==> flow/design.v <==
module cfg_count_stat  #(
    parameter DATA_WIDTH = 1 
)(
    input                     clk,
    input                     rstn,
    input                     rd_count_mode,      
    input                     sample_mode,        
    input                     rd,
    input    [DATA_WIDTH-1:0] data_in,
    input                     data_in_vld,
    input                     wr,                 
    input    [31:0]           wr_data,
    output  reg [31:0]        data_out 
);
reg [31:0] data_tmp;
reg  data_in_r;
always @ (posedge clk)
begin
    if (!rstn)
        data_in_r <= 0;
    else
        data_in_r <= data_in;
end
always @ (posedge clk)
begin
    if (!rstn)
        data_out <= 0;
    else if(rd)begin
        if (sample_mode)
            if (data_in_vld)
                data_out <= data_tmp + data_in;
            else
                data_out <= data_tmp;
        else
            data_out <= data_tmp ;
    end
end
always @ (posedge clk)
begin
    if (!rstn)
        data_tmp <= 0;
    else if (wr)
        data_tmp <= wr_data;
    else if(data_in_vld)begin
        case ({rd,rd_count_mode,sample_mode})
        3'b000: data_tmp <= data_tmp + (data_in && !data_in_r);
        3'b001: data_tmp <= data_tmp + data_in;
        3'b010: data_tmp <= data_tmp + (data_in && !data_in_r);
        3'b011: data_tmp <= data_tmp + data_in;
        3'b100: data_tmp <= 0; 
        3'b101: data_tmp <= 0;
        3'b110: data_tmp <= data_tmp + (data_in && !data_in_r);
        3'b111: data_tmp <= data_tmp + data_in;
        endcase
    end
    else if (rd && !rd_count_mode) begin
        data_tmp <= 0;
    end
end
endmodule
module cfg#(
    parameter ADDR_WIDTH = 32,
    parameter DATA_WIDTH = 32
)(
    input                             clk          ,
    input                             rstn         ,
    input        [ADDR_WIDTH - 1 : 0] addr         ,
    input        [DATA_WIDTH - 1 : 0] wdata        ,
    output  reg  [DATA_WIDTH - 1 : 0] rdata        ,
    output  reg                       rdata_vld    ,
    input                             wr           ,
    input                             rd           ,
    output  reg  [DATA_WIDTH - 1 : 0] addr_0_2     ,
    output  reg  [DATA_WIDTH - 1 : 0] addr_0_3     ,
    output  reg  [DATA_WIDTH - 1 : 0] addr_0_4     ,
    output  reg  [DATA_WIDTH - 1 : 0] addr_1_0     ,
    output  reg  [DATA_WIDTH - 1 : 0] addr_1_1     ,
    output  reg  [DATA_WIDTH - 1 : 0] addr_1_2     ,
    output  reg  [DATA_WIDTH - 1 : 0] addr_1_3     ,
    output  reg  [DATA_WIDTH - 1 : 0] addr_1_4     ,
    input        [DATA_WIDTH - 1 : 0] addr_2_0     ,
    input        [DATA_WIDTH - 1 : 0] addr_2_1     ,
    input        [DATA_WIDTH - 1 : 0] addr_2_2     ,
    input        [DATA_WIDTH - 1 : 0] addr_2_3      
);
localparam  RD_COUNT_MODE_0   = 6'h0  ;   
localparam  SAMPLE_MODE_0   = 6'h1  ;   
localparam  ADDR_0_2   = 6'h2  ;   
localparam  ADDR_0_3   = 6'h3  ;   
localparam  ADDR_0_4   = 6'h4  ;   
localparam  ADDR_1_0   = 6'h10  ;   
localparam  ADDR_1_1   = 6'h11  ;   
localparam  ADDR_1_2   = 6'h12  ;   
localparam  ADDR_1_3   = 6'h13  ;   
localparam  ADDR_1_4   = 6'h14  ;   
localparam  ADDR_2_0   = 6'h20  ;   
localparam  ADDR_2_1   = 6'h21  ;   
localparam  ADDR_2_2   = 6'h22  ;   
localparam  ADDR_2_3   = 6'h23  ;   
reg rd_count_mode;
reg sample_mode;
reg rdata_vld_r ;
reg rd_r;
reg [31:0]  addr_r;
reg [DATA_WIDTH - 1 : 0] addr_2_3_cnt;      
always @ (posedge clk)
begin
    rd_r <= rd ;
    addr_r   <= addr ;
end
always @ (posedge clk)
begin
    rdata_vld_r <= rd ;
    rdata_vld   <= rdata_vld_r ;
end
always @ (posedge clk)
begin
    if (!rstn)begin
        rd_count_mode  <= 1'h0 ;
        sample_mode  <= 1'h0 ;
        addr_0_2  <= 32'h0 ;
        addr_0_3  <= 32'h0 ;
        addr_0_4  <= 32'h0 ;
        addr_1_0  <= 32'h0 ;
        addr_1_1  <= 32'h0 ;
        addr_1_2  <= 32'h0 ;
        addr_1_3  <= 32'h0 ;
        addr_1_4  <= 32'h0 ;
    end
    else if (wr) begin
        case (addr[5:0])
            RD_COUNT_MODE_0 :
                rd_count_mode <= wdata[0] ;
            SAMPLE_MODE_0 :
                sample_mode <= wdata[0] ;
            ADDR_0_2 :
                addr_0_2 <= wdata ;
            ADDR_0_3 :
                addr_0_3 <= wdata ;
            ADDR_0_4 :
                addr_0_4 <= wdata ;
            ADDR_1_0 :
                addr_1_0 <= wdata ;
            ADDR_1_1 :
                addr_1_1 <= wdata ;
            ADDR_1_2 :
                addr_1_2 <= wdata ;
            ADDR_1_3 :
                addr_1_3 <= wdata ;
            ADDR_1_4 :
                addr_1_4 <= wdata ;
        endcase
    end
end
always @ (posedge clk)
begin
    if (!rstn) begin
        rdata <= 32'b0;
    end
    else if (rd_r) begin
        case (addr_r[5:0])
            RD_COUNT_MODE_0:
                rdata <= {31'b0,rd_count_mode};
            SAMPLE_MODE_0:
                rdata <= {31'b0,sample_mode};
            ADDR_0_2:
                rdata <= addr_0_2;
            ADDR_0_3:
                rdata <= addr_0_3;
            ADDR_0_4:
                rdata <= addr_0_4;
            ADDR_1_0:
                rdata <= addr_1_0;
            ADDR_1_1:
                rdata <= addr_1_1;
            ADDR_1_2:
                rdata <= addr_1_2;
            ADDR_1_3:
                rdata <= addr_1_3;
            ADDR_1_4:
                rdata <= addr_1_4;
            ADDR_2_0:
                rdata <= addr_2_0;
            ADDR_2_1:
                rdata <= addr_2_1;
            ADDR_2_2:
                rdata <= addr_2_2;
            ADDR_2_3:
                rdata <= addr_2_3_cnt;
            default :
                rdata <= 32'hf0f0f0f0;
        endcase
    end
end
wire addr_2_3_rd;
assign addr_2_3_rd = (addr[5:0] == ADDR_2_3 ) ? rd : 1'b0;
cfg_count_stat  addr_2_3_stat(
    .clk(clk),
    .rstn(rstn),
    .rd_count_mode(rd_count_mode),
    .sample_mode(sample_mode),
    .rd(addr_2_3_rd),
    .data_in(addr_2_3[0]),
    .data_in_vld(1'b1),
    .wr(wr && (addr[5:0] == ADDR_2_3)),
    .wr_data(wdata),
    .data_out(addr_2_3_cnt) 
);
endmodule
module cfg_test#(
    parameter DATA_WIDTH = 32
)(
    input clk,
    input rstn,
    input        [DATA_WIDTH - 1 : 0] in_0_2     ,
    input        [DATA_WIDTH - 1 : 0] in_0_3     ,
    input        [DATA_WIDTH - 1 : 0] in_0_4     ,
    input        [DATA_WIDTH - 1 : 0] in_1_0     ,
    input        [DATA_WIDTH - 1 : 0] in_1_1     ,
    input        [DATA_WIDTH - 1 : 0] in_1_2     ,
    input        [DATA_WIDTH - 1 : 0] in_1_3     ,
    input        [DATA_WIDTH - 1 : 0] in_1_4     ,
    output       [DATA_WIDTH - 1 : 0] out_2_0     ,
    output       [DATA_WIDTH - 1 : 0] out_2_1     ,
    output       [DATA_WIDTH - 1 : 0] out_2_2     ,
    output       [DATA_WIDTH - 1 : 0] out_2_3      
);
reg [18:0] cnt;
reg [31:0] reg_0_2;
reg [31:0] reg_2_0;
assign out_2_1 = 1'b1;
assign out_2_2 = 1'b0;
assign out_2_0 = reg_2_0;
always @ (posedge clk)
begin
    if (!rstn)
        reg_0_2 <= 0;
    else
        reg_0_2 <= in_0_2;
end
always @ (posedge clk)
begin
    if (!rstn)
        reg_2_0 <= 0;
    else
        reg_2_0 <= reg_0_2 + 1;
end
always @ (posedge clk)
begin
    if (!rstn)
        cnt <= 0;
    else 
        cnt <= cnt +1;
end
assign out_2_3 = (cnt <100) ? 1'b0 :1'b1;
endmodule
module cfg_test_top(
    input clk ,
    input rstn ,
    input        [32 - 1 : 0] addr         ,
    input        [32 - 1 : 0] wdata        ,
    output       [32 - 1 : 0] rdata        ,
    output                    rdata_vld    ,
    input                     wr           ,
    input                     rd            
);
wire [31:0] in_0_2   ;
wire [31:0] in_0_3   ;
wire [31:0] in_0_4   ;
wire [31:0] in_1_0   ;
wire [31:0] in_1_1   ;
wire [31:0] in_1_2   ;
wire [31:0] in_1_3   ;
wire [31:0] in_1_4   ;
wire [31:0] out_2_0  ;
wire [31:0] out_2_1  ;
wire [31:0] out_2_2  ;
wire [31:0] out_2_3  ;
cfg_test cfg_test_u0(
    .clk        ( clk       ),
    .rstn       ( rstn      ),
    .in_0_2     ( in_0_2    ),
    .in_0_3     ( in_0_3    ),
    .in_0_4     ( in_0_4    ),
    .in_1_0     ( in_1_0    ),
    .in_1_1     ( in_1_1    ),
    .in_1_2     ( in_1_2    ),
    .in_1_3     ( in_1_3    ),
    .in_1_4     ( in_1_4    ),
    .out_2_0    ( out_2_0   ),
    .out_2_1    ( out_2_1   ),
    .out_2_2    ( out_2_2   ),
    .out_2_3    ( out_2_3   )  
);
cfg cfg_u0(
    .clk          (clk         ),
    .rstn         (rstn        ),
    .addr         (addr        ),
    .wdata        (wdata       ),
    .rdata        (rdata       ),
    .rdata_vld    (rdata_vld   ),
    .wr           (wr          ),
    .rd           (rd          ),
    .addr_0_2     (in_0_2     ),
    .addr_0_3     (in_0_3     ),
    .addr_0_4     (in_0_4     ),
    .addr_1_0     (in_1_0     ),
    .addr_1_1     (in_1_1     ),
    .addr_1_2     (in_1_2     ),
    .addr_1_3     (in_1_3     ),
    .addr_1_4     (in_1_4     ),
    .addr_2_0     (out_2_0    ),
    .addr_2_1     (out_2_1    ),
    .addr_2_2     (out_2_2    ),
    .addr_2_3     (out_2_3    ) 
);
endmodule
## From RTL to reports: cfg_test_top

The steps from the RTL of cfg_test_top to its reports follow in flow order.
Lines are those of the file above, counted from 1.
Cell names lack the library's common part.
The mark -- stands for no value.

- Design top: cfg_test_top
- Clock: clk
- Cell library: sky130hd
- Corner: tt_025C_1v80

## Word-level counts

Yosys after proc, flatten, opt, wreduce and memory -nomap, before mapping. Enables and synchronous resets that opt folds into registers are not counted as muxes. Memory bits, and registers merged into a memory's read port (data or address), are not among the register bits. Print and check cells are not counted. Equal cells are merged and count once.

- Bits in registers: 446
- Input bits: 68
- Output and inout port bits: 33
- Word-level cells: 80

- Add/sub/neg operators: 4
- $lt $le $gt $ge: 1
- Eq/ne operators: 30
- Mux-type cells: 6
- Reductions and logical operators: 19

Operators by type and width:

| operator | number |
|---|---|
| 32-bit parallel mux with 14-bit select | 1 |
| 32-bit parallel mux with 3-bit select | 1 |
| 32-bit by 1-bit adder with 32-bit output | 2 |
| 32-bit 2-to-1 mux | 2 |
| 6-bit by 5-bit == test with 1-bit output with constant B | 10 |
| 32-bit by 1-bit adder with 32-bit output with constant B | 1 |
| 6-bit == test with constant B | 5 |
| 6-bit by 2-bit == test with 1-bit output with constant B | 4 |
| 2-bit AND reduction | 10 |
| 19-bit by 1-bit adder with 19-bit output with constant B | 1 |
| 19-bit by 7-bit less-than comparator with 1-bit output with constant B | 1 |
| 3-bit == test with constant B | 4 |
| 6-bit by 1-bit == test with 1-bit output with constant B | 2 |
| 6-bit by 3-bit == test with 1-bit output with constant B | 2 |
| 6-bit zero test | 2 |
| 3-bit by 2-bit == test with 1-bit output with constant B | 2 |
| 3-bit OR reduction | 2 |
| 3-bit by 1-bit == test with 1-bit output with constant B | 1 |
| 3-bit zero test | 1 |
| 1-bit logical AND | 2 |
| 2-bit OR reduction | 1 |
| 1-bit 2-to-1 mux | 2 |
| 1-bit zero test | 1 |

## Depth

Depth = most cells in a row (Yosys ltp): at word level without a register or memory, in the mapped netlist without a sequential cell, where the memories' decode and read muxes count.

- Word-level depth: 6
- ABC_AREA: 0
- Depth in mapped cells: 11

## Netlist

Yosys stat after the flow's synthesis: flattened, memories mapped to cells. It holds for the ABC_AREA given above (unset counts as 0); a run with the other value may have another netlist.
Totals and module areas in this step are rounded.

- Cell count: 2,352
- Chip area (Yosys): 19,000 um^2
- Flip-flop cells: 446

Cell types:

| cell type | number | area in all (um^2) |
|---|---|---|
| dfxtp_1 | 446 | 8.93E+03 |
| nand2_1 | 587 | 2.2E+03 |
| a21oi_1 | 284 | 1.42E+03 |
| clkbuf_1 | 180 | 675.648 |
| a22o_1 | 48 | 420.403 |
| a22oi_1 | 54 | 405.389 |
| xnor2_1 | 45 | 394.128 |
| and3_1 | 59 | 369.104 |
| nor2_1 | 88 | 330.317 |
| o21ai_0 | 64 | 320.307 |
| and2_1 | 49 | 306.544 |
| xor2_1 | 33 | 289.027 |
| a211oi_1 | 38 | 285.274 |
| nand4_1 | 41 | 256.496 |
| nand3_1 | 41 | 205.197 |
| a222oi_1 | 16 | 160.154 |
| nor4_1 | 25 | 156.4 |
| a31oi_1 | 24 | 150.144 |

Not listed: further types 47, cells in them 230.
By module: a second synthesis without flattening, with its own total; a netlist apart from the flattened one above.

- Cell total of the unflattened synthesis: 2,543
- Area total of the unflattened synthesis: 21,000 um^2

Rows give one instance, submodules left out.

Modules:

| module | times used | cells | area (um^2) |
|---|---|---|---|
| cfg | 1 | 1,609 | 13,000 |
| cfg_count_stat | 1 | 496 | 4,050 |
| cfg_test | 1 | 438 | 3,910 |
| cfg_test_top | 1 | 0 | 0.0 |

## Timing after synthesis

OpenSTA on the mapped netlist: ideal clock, no wires. The path of least setup slack (recovery checks aside). Input and output delay are each 20% of the period. Register names are those of the netlist, which keeps one name where synthesis merged equal registers.

- Kind: in2reg
- From: input port addr[3]
- To: register cfg_u0.addr_2_3_stat.data_tmp[23]
- Period: 5,000 ps
- Library setup time: 62 ps
- Arrival: 2,301 ps
- Data required time: 4,938 ps
- Path slack: 2,637 ps
- Path delay: 1,363 ps
- Stages: 7
- Buffers on the path: 2
- Synthesis period reached: 2,363 ps

"path delay" is the arrival time less input delay plus setup time.
"stages": output pins that drive a net of the path, with the launching flip-flop's if there is one; two outputs of one cell count as two.
"synthesis period reached" = period - worst setup slack (recovery checks aside). The figure is calculated, with input and output delays left at 20% of the set period.
Between the ends stands the longest chain of elaborated cells between them, by number of cells; it is not shown to be the way that was timed. Of several equally long chains one is given.
A line is the first line of the expression or statement that the cell stems from. Yosys adds cells for indexed reads and writes and turns some case tables into memories.
A register here has more assigning lines than the two given.

- Cell sequence: nor4bb_1 > buf_2 > nand3_1 > nor2_1 > clkbuf_1 > nand2_1 > nand3_1
- Length of the longest elaborated chain: 6

Ends and longest elaborated chain, after synthesis:

| what | RTL line | RTL |
|---|---|---|
| from (decl) | 260 | `input        [32 - 1 : 0] addr         ,` |
| 6-bit == test | 196 | `assign addr_2_3_rd = (addr[5:0] == ADDR_2_3 ) ? rd : 1'b0;` |
| 1-bit 2-to-1 mux | 196 |  |
| 3-bit == test | 45 | `case ({rd,rd_count_mode,sample_mode})` |
| 3-bit OR reduction | -- |  |
| 32-bit parallel mux with 3-bit select | 45 |  |
| 32-bit 2-to-1 mux | 42 | `else if (wr)` |
| to (assign) | 43 | `data_tmp <= wr_data;` |
| to (assign) | 46 | `3'b000: data_tmp <= data_tmp + (data_in && !data_in_r);` |
| to (decl) | 15 | `reg [31:0] data_tmp;` |

## Worst path after layout

Path of least setup slack in the final report of job 1 (OpenROAD, finished layout, wires in). Where an end is a register, its clock arrival counts in the times.
The report prints the path's times to 10 ps; the period is as set.

- Kind: reg2reg
- From: register cfg_test_u0.cnt[5]
- To: register cfg_u0.addr_2_3_stat.data_tmp[24]
- Period: 3,580 ps
- Library setup time: 70 ps
- Arrival: 3,480 ps
- Data required time: 4,090 ps
- Path slack: 610 ps
- Stages: 10
- Buffers on the path: 0

Between the ends stands the longest chain of elaborated cells between them, by number of cells; it is not shown to be the way that was timed. Of several equally long chains one is given.
A register here has more assigning lines than the two given.

- Cell sequence: dfxtp_1 > nand2_1 > o2111ai_1 > ha_1 > ha_1 > mux2i_1 > nor2_1 > nand3_1 > or4b_1 > a31oi_1
- Length of the longest elaborated chain: 6

Ends and longest elaborated chain, after layout:

| what | RTL line | RTL |
|---|---|---|
| from (decl) | 228 | `reg [18:0] cnt;` |
| from (assign) | 251 | `cnt <= 0;` |
| from (assign) | 253 | `cnt <= cnt +1;` |
| 19-bit by 7-bit less-than comparator with 1-bit output | 255 | `assign out_2_3 = (cnt <100) ? 1'b0 :1'b1;` |
| 1-bit 2-to-1 mux | 255 |  |
| 1-bit logical AND | 52 | `3'b110: data_tmp <= data_tmp + (data_in && !data_in_r);` |
| 32-bit by 1-bit adder with 32-bit output | 52 |  |
| 32-bit parallel mux with 3-bit select | 45 | `case ({rd,rd_count_mode,sample_mode})` |
| 32-bit 2-to-1 mux | 42 | `else if (wr)` |
| to (assign) | 43 | `data_tmp <= wr_data;` |
| to (assign) | 46 | `3'b000: data_tmp <= data_tmp + (data_in && !data_in_r);` |
| to (decl) | 15 | `reg [31:0] data_tmp;` |

Nets of the timed path that keep an RTL name, with a line that drives or declares them; the list need not be complete.

Named nets, after layout:

| signal | RTL line |
|---|---|
| cfg_u0.addr_2_3_stat.data_in[0] | 255 |

FLOW RESULTS
============

Measured results for cfg_test_top: 4 stored runs of the Yosys and OpenROAD flow on sky130hd. The settings differ; the order carries no meaning. The constraints put input and output delay at 20% of the set period each and load the outputs with 0.01 pF.
"achieved period" means the clock period less the worst setup slack. The figure is calculated, with input and output delays left at 20% of the set period.
"worst path time" means the part of the period allowed to the worst setup path (the constraints hold back 20% at inputs and 20% at outputs) less its slack; where the path has registers, the arrival times of their clocks count too.
"power": no workload was simulated; the value follows from the tool's default switching activity.
"worst path time" is given in steps of 10 ps.
The results are shown rounded.

### Job 1

==> flow/run.sh <==
#!/bin/bash
# the make line also repeats the synthesis and layout settings of config.mk as NAME=value (left out here)
make -C /OpenROAD-flow-scripts/flow DESIGN_CONFIG=/design/flow/config.mk WORK_HOME=/design/flow/orfs CLKGATE_MAP_FILE= finish
==> flow/config.mk <==
export PLATFORM = sky130hd
export DESIGN_NAME = cfg_test_top
export DESIGN_NICKNAME = cfg_test_top
export VERILOG_FILES = /design/flow/design.v
export SDC_FILE = /design/flow/constraint.sdc
export NUM_CORES = 4
export LEC_CHECK = 0
export CAP_MARGIN = 20
export CORE_MARGIN = 2
export CORE_UTILIZATION = 27
export SLEW_MARGIN = 20
==> flow/constraint.sdc <==
create_clock -name core_clock -period 3.58 [get_ports {clk}]
set_input_delay 0.7160 -clock core_clock [delete_from_list [all_inputs] [get_ports {clk}]]
set_output_delay 0.7160 -clock core_clock [all_outputs]
set_load 0.01 [all_outputs]

Results of job 1:
- Synthesized cell area: 19,000 um^2
- Final design utilization: 31.9 %
- Achieved period: 2,966 ps
- Power: 10,400 µW
- Sum of negative setup slack: 0 ps
- Worst hold slack in the final report: 449 ps
- Worst path time: 2,970 ps
- Kind of the worst setup path: reg2reg
- Lowest setup slack: 614 ps
- Area inside the die boundary: 72,500 um^2
- Standard-cell area after routing: 22,300 um^2

### Job 2

==> flow/run.sh <==
#!/bin/bash
# the make line also repeats the synthesis and layout settings of config.mk as NAME=value (left out here)
make -C /OpenROAD-flow-scripts/flow DESIGN_CONFIG=/design/flow/config.mk WORK_HOME=/design/flow/orfs CLKGATE_MAP_FILE= finish
==> flow/config.mk <==
export PLATFORM = sky130hd
export DESIGN_NAME = cfg_test_top
export DESIGN_NICKNAME = cfg_test_top
export VERILOG_FILES = /design/flow/design.v
export SDC_FILE = /design/flow/constraint.sdc
export NUM_CORES = 4
export LEC_CHECK = 0
export CAP_MARGIN = 20
export CORE_MARGIN = 2
export CORE_UTILIZATION = 40
export GPL_ROUTABILITY_DRIVEN = 0
export SETUP_SLACK_MARGIN = 1.09
export SLEW_MARGIN = 20
==> flow/constraint.sdc <==
create_clock -name core_clock -period 5.0 [get_ports {clk}]
set_input_delay 1.0000 -clock core_clock [delete_from_list [all_inputs] [get_ports {clk}]]
set_output_delay 1.0000 -clock core_clock [all_outputs]
set_load 0.01 [all_outputs]

Results of job 2:
- Power: 7,310 µW
- Achieved period: 3,278 ps
- Sum of negative setup slack: 0 ps
- Worst path time: 3,280 ps
- Kind of the worst setup path: reg2reg
- Worst hold slack in the final report: 451 ps
- Standard-cell area after routing: 21,500 um^2
- Synthesized cell area: 19,000 um^2
- Lowest setup slack: 1,720 ps
- Final design utilization: 46.0 %
- Area inside the die boundary: 49,200 um^2

### Job 3

==> flow/run.sh <==
#!/bin/bash
# the make line also repeats the synthesis and layout settings of config.mk as NAME=value (left out here)
make -C /OpenROAD-flow-scripts/flow DESIGN_CONFIG=/design/flow/config.mk WORK_HOME=/design/flow/orfs CLKGATE_MAP_FILE= finish
==> flow/config.mk <==
export PLATFORM = sky130hd
export DESIGN_NAME = cfg_test_top
export DESIGN_NICKNAME = cfg_test_top
export VERILOG_FILES = /design/flow/design.v
export SDC_FILE = /design/flow/constraint.sdc
export NUM_CORES = 4
export LEC_CHECK = 0
export ABC_AREA = 1
export CAP_MARGIN = 20
export CELL_PAD_IN_SITES_GLOBAL_PLACEMENT = 2
export CORE_MARGIN = 2
export CORE_UTILIZATION = 40
export CTS_CLUSTER_DIAMETER = 31
export CTS_CLUSTER_SIZE = 91
export GPL_ROUTABILITY_DRIVEN = 0
export GPL_TIMING_DRIVEN = 0
export HOLD_SLACK_MARGIN = 0.01
export MAX_ROUTING_LAYER = met4
export PLACE_DENSITY = 0.76
export SLEW_MARGIN = 30
==> flow/constraint.sdc <==
create_clock -name core_clock -period 5.0 [get_ports {clk}]
set_input_delay 1.0000 -clock core_clock [delete_from_list [all_inputs] [get_ports {clk}]]
set_output_delay 1.0000 -clock core_clock [all_outputs]
set_load 0.01 [all_outputs]

Results of job 3:
- Worst hold slack in the final report: 351 ps
- Area inside the die boundary: 53,000 um^2
- Achieved period: 3,727 ps
- Final design utilization: 51.7 %
- Synthesized cell area: 20,500 um^2
- Sum of negative setup slack: 0 ps
- Standard-cell area after routing: 26,000 um^2
- Power: 11,900 µW
- Lowest setup slack: 1,270 ps
- Worst path time: 3,730 ps
- Kind of the worst setup path: reg2reg

### Job 4

==> flow/run.sh <==
#!/bin/bash
# the make line also repeats the synthesis and layout settings of config.mk as NAME=value (left out here)
make -C /OpenROAD-flow-scripts/flow DESIGN_CONFIG=/design/flow/config.mk WORK_HOME=/design/flow/orfs CLKGATE_MAP_FILE= finish
==> flow/config.mk <==
export PLATFORM = sky130hd
export DESIGN_NAME = cfg_test_top
export DESIGN_NICKNAME = cfg_test_top
export VERILOG_FILES = /design/flow/design.v
export SDC_FILE = /design/flow/constraint.sdc
export NUM_CORES = 4
export LEC_CHECK = 0
export CAP_MARGIN = 0
export CELL_PAD_IN_SITES_GLOBAL_PLACEMENT = 1
export CORE_MARGIN = 2
export CORE_UTILIZATION = 31
export CTS_CLUSTER_DIAMETER = 104
export GPL_ROUTABILITY_DRIVEN = 0
export GPL_TIMING_DRIVEN = 0
export MAX_ROUTING_LAYER = met4
export PLACE_DENSITY = 0.57
export SETUP_SLACK_MARGIN = 0.12
export SLEW_MARGIN = 40
export TNS_END_PERCENT = 85
==> flow/constraint.sdc <==
create_clock -name core_clock -period 2.06 [get_ports {clk}]
set_input_delay 0.4120 -clock core_clock [delete_from_list [all_inputs] [get_ports {clk}]]
set_output_delay 0.4120 -clock core_clock [all_outputs]
set_load 0.01 [all_outputs]

Results of job 4:
- Achieved period: 2,472 ps
- Worst hold slack in the final report: 77 ps
- Sum of negative setup slack: -16,800 ps
- Area inside the die boundary: 63,300 um^2
- Power: 19,200 µW
- Synthesized cell area: 19,000 um^2
- Final design utilization: 42.8 %
- Lowest setup slack: -412 ps
- Standard-cell area after routing: 25,900 um^2
- Worst path time: 2,470 ps
- Kind of the worst setup path: reg2reg
